==> flow/design.v <==
`timescale 1ns / 1ps
module FIR(
    input clk,
    input reset,
    input enable_fir,
    input signed [15:0] fir_data_in,
    output reg signed [31:0] fir_data_out 
    );
    reg signed [15:0] buff0, buff1, buff2, buff3, buff4, buff5, buff6, buff7, buff8, buff9, buff10, buff11, buff12, buff13, buff14;
    wire signed [15:0] tap0, tap1, tap2, tap3, tap4, tap5, tap6, tap7, tap8, tap9, tap10, tap11, tap12, tap13, tap14; 
    reg signed [31:0] acc0, acc1, acc2, acc3, acc4, acc5, acc6, acc7, acc8, acc9, acc10, acc11, acc12, acc13, acc14; 
    assign tap0 = 16'hfe64;
    assign tap1 = 16'hfc8a; 
    assign tap2 = 16'hfc04; 
    assign tap3 = 16'hff93; 
    assign tap4 = 16'h0883; 
    assign tap5 = 16'h14ef; 
    assign tap6 = 16'h1ff7; 
    assign tap7 = 16'h2463; 
    assign tap8 = 16'h1ff7; 
    assign tap9 = 16'h14ef;
    assign tap10 = 16'h0883; 
    assign tap11 = 16'hff93; 
    assign tap12 = 16'hfc04; 
    assign tap13 = 16'hfc8a; 
    assign tap14 = 16'hfe64;
	always @ (posedge clk)
        begin
            if(enable_fir == 1'b1)
                begin
                    buff0 <= fir_data_in;
                    acc0 <= tap0 * buff0;
                    buff1 <= buff0;  
                    acc1 <= tap1 * buff1;
                    buff2 <= buff1; 
                    acc2 <= tap2 * buff2;
                    buff3 <= buff2;     
                    acc3 <= tap3 * buff3;
                    buff4 <= buff3;  
                    acc4 <= tap4 * buff4;
                    buff5 <= buff4; 
                    acc5 <= tap5 * buff5;
                    buff6 <= buff5;  
                    acc6 <= tap6 * buff6;
                    buff7 <= buff6; 
                    acc7 <= tap7 * buff7;
                    buff8 <= buff7;  
                    acc8 <= tap8 * buff8;
                    buff9 <= buff8;     
                    acc9 <= tap9 * buff9;
                    buff10 <= buff9;   
                    acc10 <= tap10 * buff10;
                    buff11 <= buff10;    
                    acc11 <= tap11 * buff11;
                    buff12 <= buff11;    
                    acc12 <= tap12 * buff12;
                    buff13 <= buff12;  
                    acc13 <= tap13 * buff13;  
                    buff14 <= buff13;  
                    acc14 <= tap14 * buff14;  
                end
        end   
    always @ (posedge clk) 
        begin
            if (enable_fir == 1'b1)
                begin
                    fir_data_out <= acc0 + acc1 + acc2 + acc3 + acc4 + acc5 + acc6 + acc7 + acc8 + acc9 + acc10 + acc11 + acc12 + acc13 + acc14;
                end
        end 
endmodule
`timescale 1 ns / 1 ps
module AXIS_FIR_v1_0_S_AXIS #
    (
        parameter integer C_S_AXIS_TDATA_WIDTH	= 16
    )
    (
        input wire [3:0] s_axis_tkeep,
        output reg enable_fir,
        output reg [C_S_AXIS_TDATA_WIDTH-1 : 0] fir_data_in,
        input wire  S_AXIS_ACLK,
        input wire  S_AXIS_ARESETN,
        output wire  S_AXIS_TREADY,
        input wire [C_S_AXIS_TDATA_WIDTH-1 : 0] S_AXIS_TDATA,
        input wire [(C_S_AXIS_TDATA_WIDTH/8)-1 : 0] S_AXIS_TSTRB,
        input wire  S_AXIS_TLAST,
        input wire  S_AXIS_TVALID
    );
    function integer clogb2 (input integer bit_depth);
        begin
            for(clogb2=0; bit_depth>0; clogb2=clogb2+1)
                bit_depth = bit_depth >> 1;
        end
    endfunction
    localparam NUMBER_OF_INPUT_WORDS  = 8;
    localparam bit_num  = clogb2(NUMBER_OF_INPUT_WORDS-1);
    parameter [1:0] IDLE        = 1'b0,  
                    WRITE_FIFO  = 1'b1;  
    reg axis_tready;
    reg mst_exec_state; 
    genvar byte_index;   
    wire fifo_wren;
    reg fifo_full_flag;
    reg [bit_num-1:0] write_pointer;
    reg writes_done;
    assign S_AXIS_TREADY = axis_tready;
    always @ (posedge S_AXIS_ACLK) 
        begin  
            if (!S_AXIS_ARESETN) 
                begin
                  mst_exec_state <= IDLE;
                  axis_tready <= 1'b0;
                end  
            else
                case (mst_exec_state)
                    IDLE: 
                        if (S_AXIS_TVALID)
                            begin
                                mst_exec_state <= WRITE_FIFO;
                                axis_tready <= 1'b1;  
                            end
                        else
                            begin
                                mst_exec_state <= IDLE;
                                axis_tready <= 1'b0;  
                            end
                    WRITE_FIFO: 
                        if (writes_done)
                            begin
                                mst_exec_state <= IDLE;
                            end
                        else
                            begin
                                mst_exec_state <= WRITE_FIFO;
                            end
                endcase
        end
    always@(posedge S_AXIS_ACLK)
        begin
            if(!S_AXIS_ARESETN)
                begin
                    write_pointer <= 0;
                    writes_done <= 1'b0;
                end  
            else
                if (write_pointer <= NUMBER_OF_INPUT_WORDS-1)
                    begin
                        if (fifo_wren)
                            begin
                                write_pointer <= write_pointer + 1;
                                writes_done <= 1'b0;
                            end
                        if ((write_pointer == NUMBER_OF_INPUT_WORDS-1)|| S_AXIS_TLAST)
                            begin
                                writes_done <= 1'b1;
                            end
                    end  
        end
    assign fifo_wren = S_AXIS_TVALID && axis_tready;
    generate 
        for (byte_index=0; byte_index<= (C_S_AXIS_TDATA_WIDTH/8-1); byte_index=byte_index+1)
            begin:FIFO_GEN
                reg  [(C_S_AXIS_TDATA_WIDTH/4)-1:0] stream_data_fifo [0 : NUMBER_OF_INPUT_WORDS-1];
                always @ (posedge S_AXIS_ACLK)
                    begin
                        if (fifo_wren) 
                            begin
                                stream_data_fifo[write_pointer] <= S_AXIS_TDATA[(byte_index*8+7) -: 8];
                            end  
                    end  
            end		
    endgenerate
    always @ (posedge S_AXIS_ACLK)
        begin  
            if (!S_AXIS_ARESETN)
                begin 
                    enable_fir <= 1'b0;
                    fir_data_in <= 16'd0;
                end
            else if (fifo_wren)
                begin
                    enable_fir <= 1'b1;
                    fir_data_in <= S_AXIS_TDATA;
                end
            else 
                begin 
                    enable_fir <= enable_fir;
                    fir_data_in <= fir_data_in;
                end
        end  
endmodule
`timescale 1ns / 1ps
module AXIS_FIR_v1_0_M_AXIS #
    (
        parameter integer C_M_AXIS_TDATA_WIDTH	= 32,
        parameter integer C_M_START_COUNT	= 32
    )
	(
        output reg [3:0] m_axis_tkeep,
        input wire enable_fir,
        input wire [C_M_AXIS_TDATA_WIDTH-1 : 0] fir_data_out,
        input wire  M_AXIS_ACLK,
        input wire  M_AXIS_ARESETN,
        output wire  M_AXIS_TVALID,
        output wire [C_M_AXIS_TDATA_WIDTH-1 : 0] M_AXIS_TDATA,
        output wire [(C_M_AXIS_TDATA_WIDTH/8)-1 : 0] M_AXIS_TSTRB,
        output wire  M_AXIS_TLAST,
        input wire  M_AXIS_TREADY 
	);
	localparam NUMBER_OF_OUTPUT_WORDS = 8;                                               
	function integer clogb2 (input integer bit_depth);                                   
        begin                                                                              
            for(clogb2=0; bit_depth>0; clogb2=clogb2+1)                                      
                bit_depth = bit_depth >> 1;                                                    
        end                                                                                
	endfunction                                                                          
	localparam integer WAIT_COUNT_BITS = clogb2(C_M_START_COUNT-1);                      
	localparam bit_num  = clogb2(NUMBER_OF_OUTPUT_WORDS);                                
	parameter [1:0] IDLE          = 2'b00,  
	                INIT_COUNTER  = 2'b01,  
	                SEND_STREAM   = 2'b10;  
	reg [1:0] mst_exec_state;  
	reg [bit_num-1:0] read_pointer;                                                      
	reg [WAIT_COUNT_BITS-1 : 0] count;
	wire axis_tvalid;
	reg axis_tvalid_delay;
	wire axis_tlast;
	reg axis_tlast_delay;
	reg [C_M_AXIS_TDATA_WIDTH-1 : 0] stream_data_out;
	wire tx_en;
	reg tx_done;
	assign M_AXIS_TVALID = axis_tvalid_delay;
	assign M_AXIS_TDATA	 = stream_data_out;
	assign M_AXIS_TLAST	 = axis_tlast_delay;
	assign M_AXIS_TSTRB	 = {(C_M_AXIS_TDATA_WIDTH/8){1'b1}};
    always @(posedge M_AXIS_ACLK)                                             
        begin                                                                     
            if (!M_AXIS_ARESETN)                                                    
                begin                                                                 
                    mst_exec_state <= IDLE;                                             
                    count    <= 0;                                                      
                end                                                                   
            else                                                                    
                case (mst_exec_state)                                                 
                    IDLE:                                                               
                                mst_exec_state <= INIT_COUNTER;                              
                    INIT_COUNTER:                                                       
                        if (count == C_M_START_COUNT - 1)                               
                            begin                                                           
                                mst_exec_state <= SEND_STREAM;                               
                            end                                                             
                        else                                                              
                            begin                                                           
                                count <= count + 1;                                           
                                mst_exec_state <= INIT_COUNTER;                              
                            end                                                             
                    SEND_STREAM:                                                        
                        if (tx_done)                                                      
                            begin                                                           
                                mst_exec_state <= INIT_COUNTER;
                                count <= 0;                                     
                            end                                                             
                        else                                                              
                            begin                                                           
                                mst_exec_state <= SEND_STREAM;                                
                            end                                                             
                endcase                                                               
        end                                                                       
    assign axis_tvalid = (mst_exec_state != IDLE);
	assign axis_tlast = (read_pointer == NUMBER_OF_OUTPUT_WORDS-1);                                
    always @(posedge M_AXIS_ACLK)                                                                  
        begin                                                                                          
            if (!M_AXIS_ARESETN)                                                                         
                begin                                                                                      
                    axis_tvalid_delay <= 1'b0;                                                               
                    axis_tlast_delay <= 1'b0;                                                                
                end                                                                                        
            else                                                                                         
                begin                                                                                      
                    axis_tvalid_delay <= axis_tvalid;                                                        
                    axis_tlast_delay <= axis_tlast;                                                          
                end                                                                                        
        end                                                                                            
    always@(posedge M_AXIS_ACLK)                                               
        begin                                                                            
            if(!M_AXIS_ARESETN)                                                            
                begin                                                                        
                    read_pointer <= 0;                                                         
                    tx_done <= 1'b0;                                                           
                end                                                                          
            else                                                                           
            if (read_pointer <= NUMBER_OF_OUTPUT_WORDS-1)                                
                begin                                                                      
                    if (tx_en)                                                               
                        begin                                                                  
                            read_pointer <= read_pointer + 1;                                    
                            tx_done <= 1'b0;                                                     
                        end                                                                    
                end                                                                        
            else if (read_pointer == NUMBER_OF_OUTPUT_WORDS)                             
                begin                                                                      
                    tx_done <= 1'b1;   
                    read_pointer <= 0;  
                end                                                                        
        end                                                                              
	assign tx_en = M_AXIS_TREADY && axis_tvalid;   
    always @( posedge M_AXIS_ACLK )                  
        begin                                            
            if(!M_AXIS_ARESETN)                            
                begin                                        
                    stream_data_out <= 1;                      
                end                                          
            else if (tx_en) 
                begin                                        
                    stream_data_out <= fir_data_out;  
                end                                          
        end                                              
    always @ (posedge M_AXIS_ACLK)
        begin
            if (enable_fir == 1'b1 && M_AXIS_ARESETN == 1'b1)
                begin
                    m_axis_tkeep <= 4'hf;
                end
            else
                begin
                    m_axis_tkeep <= 4'h0;
                end
        end    
endmodule
`timescale 1 ns / 1 ps
module AXIS_FIR_v1_0 # 
    (
        parameter integer C_S_AXIS_TDATA_WIDTH	= 16,
        parameter integer C_M_AXIS_TDATA_WIDTH	= 32,
        parameter integer C_M_AXIS_START_COUNT	= 32
    )
    (
        input wire [3:0] s_axis_tkeep,
        output wire [3:0] m_axis_tkeep,
        input wire  s_axis_aclk,
        input wire  s_axis_aresetn,
        output wire  s_axis_tready,
        input wire [C_S_AXIS_TDATA_WIDTH-1 : 0] s_axis_tdata,
        input wire [(C_S_AXIS_TDATA_WIDTH/8)-1 : 0] s_axis_tstrb,
        input wire  s_axis_tlast,
        input wire  s_axis_tvalid,
        input wire  m_axis_aclk,
        input wire  m_axis_aresetn,
        output wire  m_axis_tvalid,
        output wire [C_M_AXIS_TDATA_WIDTH-1 : 0] m_axis_tdata,
        output wire [(C_M_AXIS_TDATA_WIDTH/8)-1 : 0] m_axis_tstrb,
        output wire  m_axis_tlast,
        input wire  m_axis_tready
    );
    wire [C_S_AXIS_TDATA_WIDTH-1 : 0] fir_data_in;
    wire [C_M_AXIS_TDATA_WIDTH-1 : 0] fir_data_out;
    wire enable_fir;
    AXIS_FIR_v1_0_S_AXIS # ( 
        .C_S_AXIS_TDATA_WIDTH(C_S_AXIS_TDATA_WIDTH)
    ) AXIS_FIR_v1_0_S_AXIS_inst (
        .s_axis_tkeep(s_axis_tkeep),
        .enable_fir(enable_fir),
        .fir_data_in(fir_data_in),
        .S_AXIS_ACLK(s_axis_aclk),
        .S_AXIS_ARESETN(s_axis_aresetn),
        .S_AXIS_TREADY(s_axis_tready),
        .S_AXIS_TDATA(s_axis_tdata),
        .S_AXIS_TSTRB(s_axis_tstrb),
        .S_AXIS_TLAST(s_axis_tlast),
        .S_AXIS_TVALID(s_axis_tvalid)
    );
    AXIS_FIR_v1_0_M_AXIS # ( 
        .C_M_AXIS_TDATA_WIDTH(C_M_AXIS_TDATA_WIDTH),
        .C_M_START_COUNT(C_M_AXIS_START_COUNT)
    ) AXIS_FIR_v1_0_M_AXIS_inst (
        .m_axis_tkeep(m_axis_tkeep),
        .enable_fir(enable_fir),
        .fir_data_out(fir_data_out),
        .M_AXIS_ACLK(s_axis_aclk),
        .M_AXIS_ARESETN(s_axis_aresetn),
        .M_AXIS_TVALID(m_axis_tvalid),
        .M_AXIS_TDATA(m_axis_tdata),
        .M_AXIS_TSTRB(m_axis_tstrb),
        .M_AXIS_TLAST(m_axis_tlast),
        .M_AXIS_TREADY(m_axis_tready)
    );
    FIR LPF_FIR_inst (
        .clk(s_axis_aclk),
        .reset(s_axis_aresetn),
        .enable_fir(enable_fir),
        .fir_data_in(fir_data_in),  
        .fir_data_out(fir_data_out)  
    );
endmodule
# Step by step through the tools: AXIS_FIR_v1_0
# The steps from the RTL of AXIS_FIR_v1_0 to its reports follow in flow order.
# Lines are those of the file above, counted from 1.
# Operators carry their Yosys type and port widths (W data, S select, Z words).
# Cell names lack the library's common part.
# The mark n/a stands for no value.
# setup
top_module	AXIS_FIR_v1_0
clock	s_axis_aclk
cell_library	sky130hd
corner	tt_025C_1v80

# After elaboration
# Yosys after proc, flatten, opt, wreduce and memory -nomap, before mapping. Memory bits, and registers merged into a memory's read port (data or address), are not among the register bits. Print and check cells are not counted. Equal cells are merged and count once.
# classes
cmp	2
addsub	17
muxes	18
logic	1
equal	9
mul	15
reduce_and_logical	14
# ops
op	n
$mul A14 B16 Y30 const A	4
$mul A8 B16 Y24 const A	4
$mul A13 B16 Y29 const A	2
$mul A10 B16 Y26 const A	2
$mul A15 B16 Y31 const A	1
$mul A9 B16 Y25 const A	2
$add A32 B32 Y32	14
$mux W4	4
$pmux W5 S2	1
$mux W5	2
$reduce_bool A2 Y1	4
$mux W1	7
$reduce_and A2 Y1	3
$pmux W2 S3	1
$add A5 B1 Y5 const B	1
$eq A5 B5 Y1 const B	1
$ne A2 B2 Y1 const B	2
$add A4 B1 Y4 const B	1
$le A4 B3 Y1 const B	1
$eq A4 B3 Y1 const B	1
$eq A4 B4 Y1 const B	1
$mux W2	2
$logic_and A1 B1 Y1	3
$add A3 B1 Y3 const B	1
$le A3 B3 Y1 const B	1
$eq A3 B3 Y1 const B	1
$reduce_and A3 Y1	1
$reduce_bool A3 Y1	1
# Other operator kinds: 7; their cells: 7.
# bits
inputBits	29
regBits	815
output_inout_bits	43
word_cells	121

# Depth
# Depth = most cells in a row (Yosys ltp): at word level without a register or memory, in the mapped netlist without a sequential cell, where the memories' decode and read muxes count.
# depth
ltp_word	14
ABC_AREA	1
depth_mapped	24
depth_no_buf	24

# After synthesis
# Yosys stat after the flow's synthesis: flattened, memories mapped to cells. It holds for the ABC_AREA given above (unset counts as 0); a run with the other value may have another netlist.
# Totals and module areas in this step are rounded.
# mapped
mapped_cells	9506
yosys_area_um2	87760
seq_area_um2	20830
ff_cells	717
n_buf	29
# by_type
type	n	type_area_um2
fa_1	1137	2.28E+04
edfxtp_1	647	1.94E+04
ha_1	1288	1.61E+04
inv_1	2576	9.67E+03
nand2_1	1508	5.66E+03
xor2_1	238	2.08E+03
nor2_1	530	1.99E+03
a21oi_1	391	1.96E+03
nand3_1	318	1.59E+03
dfxtp_1	70	1.4E+03
o21ai_0	259	1.3E+03
nand4_1	143	894.608
xnor2_1	81	709.43
o21bai_1	45	337.824
a21o_1	31	232.723
nor2_2	30	187.68
nand2_2	27	168.912
nor3_1	32	160.154
# Not listed: further types 32, cells in them 155.

# Worst setup path after synthesis
# Path of least setup slack by OpenSTA after synthesis, without wires, with an ideal clock, recovery checks aside; 20% of the period is set as input and as output delay. Where synthesis merged equal registers, the netlist keeps one of their names.
# synth_path
kind	reg2reg
start	register AXIS_FIR_v1_0_S_AXIS_inst.enable_fir
end	register LPF_FIR_inst.acc0[10]
period_ns	8.0
t_first_pin_ns	0.000
path_delay_ns	15.566
n_path_buf	0
required_ns	6.919
driving_pins	1
t_arrival_ns	14.485
setup_time_ns	1.081
slack_ns	-7.566
period_less_setup_slack_ns	15.566
# "path_delay_ns" = arrival - input delay + setup time.
# "driving_pins" counts driving pins, that of a launching flip-flop among them; a cell with two outputs on the path counts twice.
# "period_less_setup_slack_ns" is the clock period less the worst setup slack; recovery checks do not enter. This is arithmetic on one report: input and output delays are still those of the set period (20% each).
# At most two assigning lines are given for a register; there are more.
# synth_via
path_cell_list	dfxtp_1
elab_chain_cells	0
cone_cells	0
lines_between	0
# synth_rtl
item	line_no	rtl
start: declaration	78	output reg enable_fir,
start: assignment	176	enable_fir <= 1'b0;
start: assignment	186	enable_fir <= enable_fir;
end: assignment	32	acc0 <= tap0 * buff0;
end: declaration	11	reg signed [31:0] acc0, acc1, acc2, acc3, acc4, acc5, acc6, acc7, acc8, acc9, acc10, acc11, acc12, acc13, acc1 ...

# Worst path after layout
# From the final timing report of record 1: the path of least setup slack in the routed layout; clock arrival at registers is part of the times.
# layout_path
kind	reg2reg
start	register LPF_FIR_inst.buff8[14]
end	register LPF_FIR_inst.acc8[26]
driving_pins	18
n_path_buf	0
t_first_pin_ns	0.74
setup_time_ns	0.25
period_ns	8.0
required_ns	8.48
slack_ns	1.88
t_arrival_ns	6.60
# Between the ends stands the longest chain of elaborated cells between them, by number of cells; it is not shown to be the way that was timed. Of several equally long chains one is given.
# A line is the first line of the expression or statement that the cell stems from. Yosys adds cells for indexed reads and writes and turns some case tables into memories.
# layout_via
path_cell_list	edfxtp_1 -> inv_1 -> ha_1 -> xnor2_1 -> fa_1 -> fa_1 -> inv_1 -> fa_1 -> fa_1 -> fa_1 -> inv_1 -> ha_1 -> a21oi_1 -> o21ai_0 -> a21oi_1 -> nand3_1 -> nand2_1 -> nand2_1
elab_chain_cells	1
cone_cells	1
lines_between	1
classes_between	mul (1)
# layout_rtl
item	line_no	rtl
start: declaration	9	reg signed [15:0] buff0, buff1, buff2, buff3, buff4, buff5, buff6, buff7, buff8, buff9, buff10, buff11, buff12 ...
start: assignment	47	buff8 <= buff7;
$mul A14 B16 Y30	48	acc8 <= tap8 * buff8;
end: assignment	48
end: declaration	11	reg signed [31:0] acc0, acc1, acc2, acc3, acc4, acc5, acc6, acc7, acc8, acc9, acc10, acc11, acc12, acc13, acc1 ...

# Measured results for AXIS_FIR_v1_0: 6 stored runs of the Yosys and OpenROAD flow on sky130hd. The settings differ; the order carries no meaning. The constraints put input and output delay at 20% of the set period each and load the outputs with 0.01 pF.
# Values from the reports are rounded here.
# Settings: n/a = not set for that run.
item,record 1,record 2,record 3,record 4,record 5,record 6
ABC_AREA,1,1,n/a,n/a,n/a,n/a
SETUP_SLACK_MARGIN,-0.36,-0.36,n/a,n/a,n/a,n/a
period_ns,8.0,11.6,8.96,8.0,8.0,6.32
CAP_MARGIN,20,30,5,20,20,5
CORE_MARGIN,2,6,5,4,2,5
CORE_UTILIZATION,40,43,40,40,40,40
SLEW_MARGIN,20,20,35,20,20,30
CTS_CLUSTER_SIZE,n/a,32,n/a,n/a,n/a,n/a
GPL_ROUTABILITY_DRIVEN,n/a,0,0,n/a,n/a,n/a
HOLD_SLACK_MARGIN,n/a,0.27,n/a,n/a,n/a,n/a
MAX_ROUTING_LAYER,n/a,met4,met4,n/a,n/a,n/a
MIN_ROUTING_LAYER,n/a,met2,met2,n/a,n/a,met2
PLACE_DENSITY,n/a,0.41,n/a,n/a,n/a,n/a
CELL_PAD_IN_SITES_DETAIL_PLACEMENT,n/a,n/a,2,n/a,n/a,n/a
CELL_PAD_IN_SITES_GLOBAL_PLACEMENT,n/a,n/a,3,n/a,n/a,3
CORE_ASPECT_RATIO,n/a,n/a,0.87,0.78,n/a,0.78
GPL_TIMING_DRIVEN,n/a,n/a,0,0,n/a,0
PLACE_DENSITY_LB_ADDON,n/a,n/a,0.03,n/a,n/a,n/a
fin_hold_ws_ns,0.417,0.431,0.430,0.432,0.430,0.431
design.die.area_um2,223200,215100,211900,210100,206400,212000
ys_area_um2,87760,87760,81120,81120,81120,81120
worst_setup_slack_ns,1.879,5.080,1.205,0.241,0.734,-0.352
final_setup_tns_ns,0.000,0.000,0.000,0.000,0.000,-0.637
layout_stdcell_area_um2,95030,95490,88980,88470,88300,91710
final_util_pct,43.7,47.1,44.0,44.0,43.7,45.3
